==> flow/design.v <==
module atan
(
    input                       clk         ,
    input                       rst_n       ,
    input                       trig        ,
    output                      vld         ,
    input       signed  [16:0]  para_in     ,
    output  reg signed  [11:0]  atany            
);
reg                     run_latch   ;
reg             [3:0]   cnt         ;
reg     signed  [18:0]  tmp1        ;
reg     signed  [18:0]  tmp2        ;
wire    signed  [19:0]  y0          ;
reg     signed  [19:0]  xr          ;
reg     signed  [19:0]  yr          ;
reg     signed  [19:0]  x2          ;
reg     signed  [19:0]  y2          ;
always @(posedge clk or negedge rst_n)
begin
    if (!rst_n)
        run_latch <= 1'b0;
    else
    begin
        if (trig)
            run_latch <= 1'b1;
        else if (cnt == 4'd9)
            run_latch <= 1'b0;
    end
end
always @(posedge clk or negedge rst_n)
begin
    if (!rst_n)
        cnt <= 4'd0;
    else
    begin
        if (run_latch)
            cnt <= cnt + 4'd1;
        else
            cnt <= 4'd0;
    end
end
assign vld = (cnt == 4'd10);
assign y0 = para_in<<2;
always @(*)
begin
    if (run_latch)
    begin
        case(cnt)
            4'd0:
            begin
                tmp1 = y2>>>1;
                tmp2 = x2>>>1;
            end
            4'd1:
            begin
                tmp1 = y2>>>2;
                tmp2 = x2>>>2;
            end
            4'd2:
            begin
                tmp1 = y2>>>3;
                tmp2 = x2>>>3;
            end
            4'd3:
            begin
                tmp1 = y2>>>4;
                tmp2 = x2>>>4;
            end
            4'd4:
            begin
                tmp1 = y2>>>5;
                tmp2 = x2>>>5;
            end
            4'd5:
            begin
                tmp1 = y2>>>6;
                tmp2 = x2>>>6;
            end
            4'd6:
            begin
                tmp1 = y2>>>7;
                tmp2 = x2>>>7;
            end
            4'd7:
            begin
                tmp1 = y2>>>8;
                tmp2 = x2>>>8;
            end
            4'd8:
            begin
                tmp1 = y2>>>9;
                tmp2 = x2>>>9;
            end
            4'd9:
            begin
                tmp1 = y2>>>10;
                tmp2 = x2>>>10;
            end
            default:     
            begin
                tmp1 = 19'd0;
                tmp2 = 19'd0;
            end
        endcase
    end
    else
    begin
        tmp1 = 19'd0;
        tmp2 = 19'd0;
    end
end
always @(*)
begin
    if (run_latch)
    begin
        if ((x2[19] == y2[19]) | (x2 == 20'd0) | (y2 == 20'd0))
        begin
            xr = x2 + tmp1;
            yr = y2 - tmp2;
        end
        else
        begin
            xr = x2 - tmp1;
            yr = y2 + tmp2;
        end
    end
    else
    begin
        xr = 20'd0;
        yr = 20'd0;
    end
end
always @(posedge clk or negedge rst_n)
begin
    if (!rst_n)
    begin
        x2 <= 20'd0;
        y2 <= 20'd0;
    end
    else
    begin
        if (trig)
        begin
            if (~para_in[16]) 
            begin
                x2 <= 20'd1024 + y0;
                y2 <= y0 - 20'd1024;
            end
            else  
            begin
                x2 <= 20'd1024 - y0;
                y2 <= y0 + 20'd1024;
            end
        end
        else if (run_latch)
        begin
            x2 <= xr;
            y2 <= yr;
        end
    end
end
always @(posedge clk or negedge rst_n)
begin
    if (!rst_n)
        atany <= 12'd0;
    else 
    begin
        if (trig)
        begin
            if (~para_in[16]) 
                atany <= 12'd804;
            else 
                atany <= 12'd3292;
        end
        else if (run_latch)
        begin
            case (cnt)
                4'd0: 
                begin
                    if ((x2[19] == y2[19]) | (x2 == 20'd0) | (y2 == 20'd0))
                        atany <= atany + 12'd475;
                    else
                        atany <= atany - 12'd475;
                end
                4'd1: 
                begin
                    if ((x2[19] == y2[19]) | (x2 == 20'd0) | (y2 == 20'd0)) 
                        atany <= atany + 12'd251;
                    else
                        atany <= atany - 12'd251;
                end
                4'd2: 
                begin
                    if ((x2[19] == y2[19]) | (x2 == 20'd0) | (y2 == 20'd0)) 
                        atany <= atany + 12'd127;
                    else
                        atany <= atany - 12'd127;
                end
                4'd3: 
                begin
                    if ((x2[19] == y2[19]) | (x2 == 20'd0) | (y2 == 20'd0))
                        atany <= atany + 12'd64;
                    else
                        atany <= atany - 12'd64;
                end
                4'd4: 
                begin
                    if ((x2[19] == y2[19]) | (x2 == 20'd0) | (y2 == 20'd0))
                        atany <= atany + 12'd32;
                    else
                        atany <= atany - 12'd32;
                end
                4'd5: 
                begin
                    if ((x2[19] == y2[19]) | (x2 == 20'd0) | (y2 == 20'd0))
                        atany <= atany + 12'd16;
                    else
                        atany <= atany - 12'd16;
                end
                4'd6: 
                begin
                    if ((x2[19] == y2[19]) | (x2 == 20'd0) | (y2 == 20'd0))
                        atany <= atany + 12'd8;
                    else
                        atany <= atany - 12'd8;
                end
                4'd7: 
                begin
                    if ((x2[19] == y2[19]) | (x2 == 20'd0) | (y2 == 20'd0))
                        atany <= atany + 12'd4;
                    else
                        atany <= atany - 12'd4;
                end
                4'd8: 
                begin
                    if ((x2[19] == y2[19]) | (x2 == 20'd0) | (y2 == 20'd0))
                        atany <= atany + 12'd2;
                    else
                        atany <= atany - 12'd2;
                end
                4'd9: 
                begin
                    if ((x2[19] == y2[19]) | (x2 == 20'd0) | (y2 == 20'd0))
                        atany <= atany + 12'd1;
                    else
                        atany <= atany - 12'd1;
                end
            endcase
        end
    end
end
endmodule
[Tool chain data of atan]
Tool output for the design above before and after an edit, in the order of the flow.
Lines under "before" count in the file above, lines under "after" in the edited file.
"change" is "after" less "before", of the values as shown; "rel. change" is that difference over "before", in percent.
Operators: Yosys type, input widths -> output width; for muxes data width and select width s.
Cell names lack the library's common part.
Not given: -
Set-up
  top: atan
  clock port: clk
  library: sky130hd
  timing corner: tt_025C_1v80

[Diff]
Unified diff, file above to edited file.
A script made this edit. It changes what the design does and was not meant as an optimisation.
begin of diff
@@ -17,9 +17,6 @@
 reg     signed  [19:0]  x2          ;
 reg     signed  [19:0]  y2          ;
-always @(posedge clk or negedge rst_n)
-begin
-    if (!rst_n)
-        run_latch <= 1'b0;
-    else
+always @(posedge clk)
+begin
     begin
         if (trig)
end of diff

[Elaborated design]
Yosys after proc, flatten, opt, wreduce and memory -nomap, before mapping. Memory bits, and registers merged into a memory's read port (data or address), are not among the register bits. Print and check cells are not counted. Equal cells are merged and count once.
Operators by class
  $mul: before 0, after 0, change 0
  equality and inequality tests: before 11, after 11, change 0, rel. change 0.00%
  reductions and logical operators: before 7, after 6, change -1, rel. change -14.29%
  magnitude comparators: before 0, after 0, change 0
  mux-type cells: before 29, after 27, change -2, rel. change -6.90%
  divide/modulo/power cells: before 0, after 0, change 0
  shifts and indexed selects: before 0, after 0, change 0
  add/sub/neg operators: before 28, after 28, change 0, rel. change 0.00%
  bitwise logic cells: before 2, after 2, change 0, rel. change 0.00%
Operators by type and width
  $mux 1: before 2, after 0, change -2, rel. change -100.00%
  $reduce_bool 2->1: before 2, after 1, change -1, rel. change -50.00%
Operator kinds equal on both sides are left out: 40.
Storage and ports
  word width x clocked read ports: before 0, after 0, change 0
  latch bits: before 0, after 0, change 0
  bits in read-only memories: before 0, after 0, change 0
  cells after elaboration: before 82, after 79, change -3, rel. change -3.66%
  register bits: before 57, after 57, change 0, rel. change 0.00%
  memories kept: before 0, after 0, change 0
  RAM bits: before 0, after 0, change 0
  input port bits: before 20, after 20, change 0, rel. change 0.00%
  output and inout port bits: before 13, after 13, change 0, rel. change 0.00%

[Longest topological paths]
Yosys ltp: most cells in a row. Word level: on the elaborated netlist, between registers, memories and ports. Mapped: between sequential cells and ports; inverters and the memories' decode and read muxes count.
Depth
  depth in word-level cells: before 7, after 7, change 0, rel. change 0.00%
  ABC_AREA: before 0, after 0
  mapped depth: before 25, after 27, change +2, rel. change +8.00%
  gate-level depth less buffers: before 21, after 23, change +2, rel. change +9.52%

[Synthesis result]
The flow's flattened synthesis, as Yosys stat reports it; memories are mapped. The netlist is that of the ABC_AREA named above (0 if unset); the other value can give another one.
Mapped netlist
  sequential area (um^2): before 1426.4, after 1421.4, change -5.0, rel. change -0.35%
  cell count: before 1393, after 1424, change +31, rel. change +2.23%
  synthesis area (um^2): before 10138.5, after 10238.6, change +100.1, rel. change +0.99%
  buffer cells: before 115, after 115, change 0, rel. change 0.00%
  flip-flops: before 57, after 57, change 0, rel. change 0.00%
Cells by type
  a21oi_1: before 117, after 166, change +49, rel. change +41.88%
  nor2_1: before 99, after 111, change +12, rel. change +12.12%
  a22o_1: before 16, after 6, change -10, rel. change -62.50%
  o31ai_1: before 15, after 7, change -8, rel. change -53.33%
  buf_2: before 18, after 25, change +7, rel. change +38.89%
  o41ai_1: before 7, after 0, change -7, rel. change -100.00%
  o21ai_0: before 102, after 96, change -6, rel. change -5.88%
  nand2_1: before 132, after 137, change +5, rel. change +3.79%
  o22ai_1: before 19, after 24, change +5, rel. change +26.32%
  a221oi_1: before 16, after 21, change +5, rel. change +31.25%
  buf_1: before 14, after 9, change -5, rel. change -35.71%
  or3_1: before 11, after 6, change -5, rel. change -45.45%
  a221o_1: before 8, after 3, change -5, rel. change -62.50%
  a22oi_1: before 45, after 41, change -4, rel. change -8.89%
  nor3_1: before 23, after 27, change +4, rel. change +17.39%
  or4_1: before 7, after 3, change -4, rel. change -57.14%
  mux2_2: before 6, after 2, change -4, rel. change -66.67%
  clkbuf_1: before 67, after 64, change -3, rel. change -4.48%
Cell types equal on both sides are left out: 16.
The list need not be complete.

[Worst setup path after synthesis]
OpenSTA on the mapped netlist: ideal clock, no wires. The path of least setup slack (recovery checks aside). Input and output delay are each 20% of the period. Register names are those of the netlist, which keeps one name where synthesis merged equal registers.
Path post-synthesis
  kind: before reg-to-reg, after reg-to-reg
  start point: before register cnt[0], after register cnt[0]
  end point: before register x2[18], after register x2[19]
  period (ns): before 6.0, after 6.0, change 0.0, rel. change 0.00%
  stages: before 25, after 26, change +1, rel. change +4.00%
  path slack (ns): before 0.633, after 0.965, change +0.332
  path delay (ns): before 5.367, after 5.036, change -0.331, rel. change -6.17%
  time at the first pin (ns): before 0.000, after 0.000, change 0.000
  library setup time (ns): before 0.130, after 0.087, change -0.043
  path buffers: before 4, after 4, change 0, rel. change 0.00%
  data arrival time (ns): before 5.237, after 4.949, change -0.288, rel. change -5.50%
  required time (ns): before 5.870, after 5.913, change +0.043, rel. change +0.73%
  synthesis period reached (ns): before 5.367, after 5.035, change -0.332, rel. change -6.19%
"path delay" = arrival - input delay + setup time.
"stages": output pins that drive a net of the path, with the launching flip-flop's if there is one; two outputs of one cell count as two.
"synthesis period reached" = period - worst setup slack (recovery checks aside). The figure is calculated, with input and output delays left at 20% of the set period.
Between the ends stands the longest chain of elaborated cells between them, by number of cells; it is not shown to be the way that was timed. Of several equally long chains one is given.
A line is the first line of the expression or statement that the cell stems from. Yosys adds cells for indexed reads and writes and turns some case tables into memories.
At most two assigning lines are given for a register; there are more.
On the way, post-synthesis, before
  cells stage by stage: dfrtp_1 -> ha_1 -> buf_2 -> nor4_1 -> o22ai_1 -> nand2_1 -> clkbuf_1 -> buf_1 -> nor2_1 -> inv_1 -> ha_1 -> clkbuf_1 -> nand3_1 -> o21ai_0 -> xnor2_1 -> o21ai_0 -> ha_1 -> or3_1 -> o21ai_0 -> a2111oi_0 -> o32a_1 -> a221o_1 -> a41oi_1 -> xor2_1 -> o21ai_0
  cells in the longest elaborated chain: 7
  elaborated cells on any way between the ends: 17
  those cells by class: add/sub: 2; eq/ne: 9; mux: 5; reduce/logical: 1
Ends and longest elaborated chain, post-synthesis, before
  from (decl): RTL line 11  | reg             [3:0]   cnt         ;
  from (assign): RTL line 34  | cnt <= 4'd0;
  from (assign): RTL line 38  | cnt <= cnt + 4'd1;
  $eq 4x4->1: RTL line 49  | case(cnt)
  $pmux 19 s10: RTL line 49
  $mux 19: RTL line 47  | if (run_latch)
  $sub 20x19->20: RTL line 124  | xr = x2 - tmp1;
  $mux 20: RTL line 117  | if ((x2[19] == y2[19]) | (x2 == 20'd0) | (y2 == 20'd0))
  $mux 20: RTL line 156  | else if (run_latch)
  $mux 20: RTL line 143  | if (trig)
  to (assign): RTL line 147  | x2 <= 20'd1024 + y0;
  to (assign): RTL line 152  | x2 <= 20'd1024 - y0;
  to (decl): RTL line 17  | reg     signed  [19:0]  x2          ;
On the way, post-synthesis, after
  cells stage by stage: dfrtp_1 -> ha_1 -> buf_2 -> nor2_1 -> nand2_1 -> nand3_1 -> buf_2 -> buf_1 -> clkbuf_1 -> nor2_1 -> inv_1 -> ha_1 -> nand2_1 -> a21oi_1 -> a21boi_2 -> nor2_1 -> xor2_1 -> ha_1 -> and3_1 -> and3_1 -> a211oi_1 -> o21bai_1 -> a21oi_1 -> o21ai_0 -> xor2_1 -> a211oi_2
  cells in the longest elaborated chain: 7
  elaborated cells on any way between the ends: 17
  those cells by class: add/sub: 2; eq/ne: 9; mux: 5; reduce/logical: 1
Ends and longest elaborated chain, post-synthesis, after
  from (decl): RTL line 11  | reg             [3:0]   cnt         ;
  from (assign): RTL line 31  | cnt <= 4'd0;
  from (assign): RTL line 35  | cnt <= cnt + 4'd1;
  $eq 4x4->1: RTL line 46  | case(cnt)
  $pmux 19 s10: RTL line 46
  $mux 19: RTL line 44  | if (run_latch)
  $sub 20x19->20: RTL line 121  | xr = x2 - tmp1;
  $mux 20: RTL line 114  | if ((x2[19] == y2[19]) | (x2 == 20'd0) | (y2 == 20'd0))
  $mux 20: RTL line 153  | else if (run_latch)
  $mux 20: RTL line 140  | if (trig)
  to (assign): RTL line 144  | x2 <= 20'd1024 + y0;
  to (assign): RTL line 149  | x2 <= 20'd1024 - y0;
  to (decl): RTL line 17  | reg     signed  [19:0]  x2          ;

[Path in the finished layout]
Path of least setup slack in the final report of each run of pair A (OpenROAD, finished layout, wires in). Where an end is a register, its clock arrival counts in the times.
Path after layout
  kind: before reg-to-reg, after reg-to-reg
  start point: before register cnt[1], after register cnt[1]
  end point: before register x2[18], after register y2[18]
  path buffers: before 2, after 1, change -1, rel. change -50.00%
  required time (ns): before 6.26, after 6.21, change -0.05, rel. change -0.80%
  period (ns): before 6.0, after 6.0, change 0.0, rel. change 0.00%
  stages: before 20, after 21, change +1, rel. change +5.00%
  library setup time (ns): before 0.09, after 0.13, change +0.04
  time at the first pin (ns): before 0.35, after 0.34, change -0.01, rel. change -2.86%
  path slack (ns): before 0.43, after 0.51, change +0.08
  data arrival time (ns): before 5.83, after 5.70, change -0.13, rel. change -2.23%
Between the ends stands the longest chain of elaborated cells between them, by number of cells; it is not shown to be the way that was timed. Of several equally long chains one is given.
At most two assigning lines are given for a register; there are more.
On the way, after layout, before
  cells stage by stage: dfrtp_1 -> inv_1 -> ha_2 -> buf_4 -> buf_4 -> a22oi_1 -> nand2_1 -> a221oi_2 -> nand4_1 -> o31a_1 -> o21ai_0 -> xor2_1 -> ha_1 -> nand2_1 -> a2111oi_1 -> o32a_1 -> a221o_1 -> a41oi_1 -> xor2_1 -> o21ai_0
  cells in the longest elaborated chain: 7
  elaborated cells on any way between the ends: 17
  those cells by class: add/sub: 2; eq/ne: 9; mux: 5; reduce/logical: 1
Ends and longest elaborated chain, after layout, before
  from (decl): RTL line 11  | reg             [3:0]   cnt         ;
  from (assign): RTL line 34  | cnt <= 4'd0;
  from (assign): RTL line 38  | cnt <= cnt + 4'd1;
  $eq 4x4->1: RTL line 49  | case(cnt)
  $pmux 19 s10: RTL line 49
  $mux 19: RTL line 47  | if (run_latch)
  $sub 20x19->20: RTL line 124  | xr = x2 - tmp1;
  $mux 20: RTL line 117  | if ((x2[19] == y2[19]) | (x2 == 20'd0) | (y2 == 20'd0))
  $mux 20: RTL line 156  | else if (run_latch)
  $mux 20: RTL line 143  | if (trig)
  to (assign): RTL line 147  | x2 <= 20'd1024 + y0;
  to (assign): RTL line 152  | x2 <= 20'd1024 - y0;
  to (decl): RTL line 17  | reg     signed  [19:0]  x2          ;
On the way, after layout, after
  cells stage by stage: dfrtp_1 -> inv_1 -> ha_2 -> buf_4 -> a22oi_1 -> o22ai_1 -> a2111oi_4 -> nand4_2 -> o41ai_4 -> nand3_1 -> a21boi_1 -> o21ai_1 -> ha_1 -> and3_1 -> a221oi_1 -> and2_1 -> o21bai_1 -> o21ai_0 -> a31oi_1 -> mux2i_1 -> nor3_1
  cells in the longest elaborated chain: 7
  elaborated cells on any way between the ends: 17
  those cells by class: add/sub: 2; eq/ne: 9; mux: 5; reduce/logical: 1
Ends and longest elaborated chain, after layout, after
  from (decl): RTL line 11  | reg             [3:0]   cnt         ;
  from (assign): RTL line 31  | cnt <= 4'd0;
  from (assign): RTL line 35  | cnt <= cnt + 4'd1;
  $eq 4x4->1: RTL line 46  | case(cnt)
  $pmux 19 s10: RTL line 46
  $mux 19: RTL line 44  | if (run_latch)
  $add 20x19->20: RTL line 122  | yr = y2 + tmp2;
  $mux 20: RTL line 114  | if ((x2[19] == y2[19]) | (x2 == 20'd0) | (y2 == 20'd0))
  $mux 20: RTL line 153  | else if (run_latch)
  $mux 20: RTL line 140  | if (trig)
  to (assign): RTL line 145  | y2 <= y0 - 20'd1024;
  to (assign): RTL line 150  | y2 <= y0 + 20'd1024;
  to (decl): RTL line 18  | reg     signed  [19:0]  y2          ;

[Measured runs]
Both versions went through the flow (Yosys, OpenROAD) with the same settings in each pair. Constraints: input delay and output delay 20% of the set period each, output load 0.01 pF.
Flow settings, pair A
  CORE_UTILIZATION: 40
  period_ns: 6.0
  CAP_MARGIN: 20
  CORE_MARGIN: 2
  SLEW_MARGIN: 20
Final reports, pair A
  chip area after synthesis (Yosys) (um^2): before 10138.5, after 10238.6, change +100.1, rel. change +0.99%
  worst hold slack after layout (ns): before 0.531, after 0.515, change -0.016
  utilization of the finished layout (%): before 43.8, after 43.5, change -0.3
  reached clock period (ns): before 5.570, after 5.488, change -0.082, rel. change -1.47%
  sum of negative setup slack (ns): before 0.000, after 0.000, change 0.000
  area of the die (um^2): before 26635.9, after 26892.7, change +256.8, rel. change +0.96%
  worst setup slack after layout (ns): before 0.430, after 0.512, change +0.082
  area of the standard cells in the finished layout (um^2): before 10960.5, after 10961.8, change +1.3, rel. change +0.01%
Flow settings, pair B
  ABC_AREA: 1
  CAP_MARGIN: 25
  CELL_PAD_IN_SITES_DETAIL_PLACEMENT: 1
  CORE_MARGIN: 10
  CORE_UTILIZATION: 20
  CTS_CLUSTER_DIAMETER: 79
  CTS_CLUSTER_SIZE: 34
  MAX_ROUTING_LAYER: met5
  PLACE_DENSITY_LB_ADDON: 0.05
  period_ns: 7.22
  SLEW_MARGIN: 20
Final reports, pair B
  chip area after synthesis (Yosys) (um^2): before 10563.9, after 10661.5, change +97.6, rel. change +0.92%
  worst hold slack after layout (ns): before 0.533, after 0.542, change +0.009
  utilization of the finished layout (%): before 22.7, after 22.6, change -0.1
  reached clock period (ns): before 5.471, after 5.365, change -0.106, rel. change -1.94%
  sum of negative setup slack (ns): before 0.000, after 0.000, change 0.000
  area of the die (um^2): before 62412.5, after 62943.3, change +530.8, rel. change +0.85%
  worst setup slack after layout (ns): before 1.749, after 1.855, change +0.106
  area of the standard cells in the finished layout (um^2): before 11882.6, after 11926.4, change +43.8, rel. change +0.37%
"reached clock period": clock period set for the run, less the worst setup slack. It is reckoned from that one timing run; input and output delays stay at 20% of the period that was set.
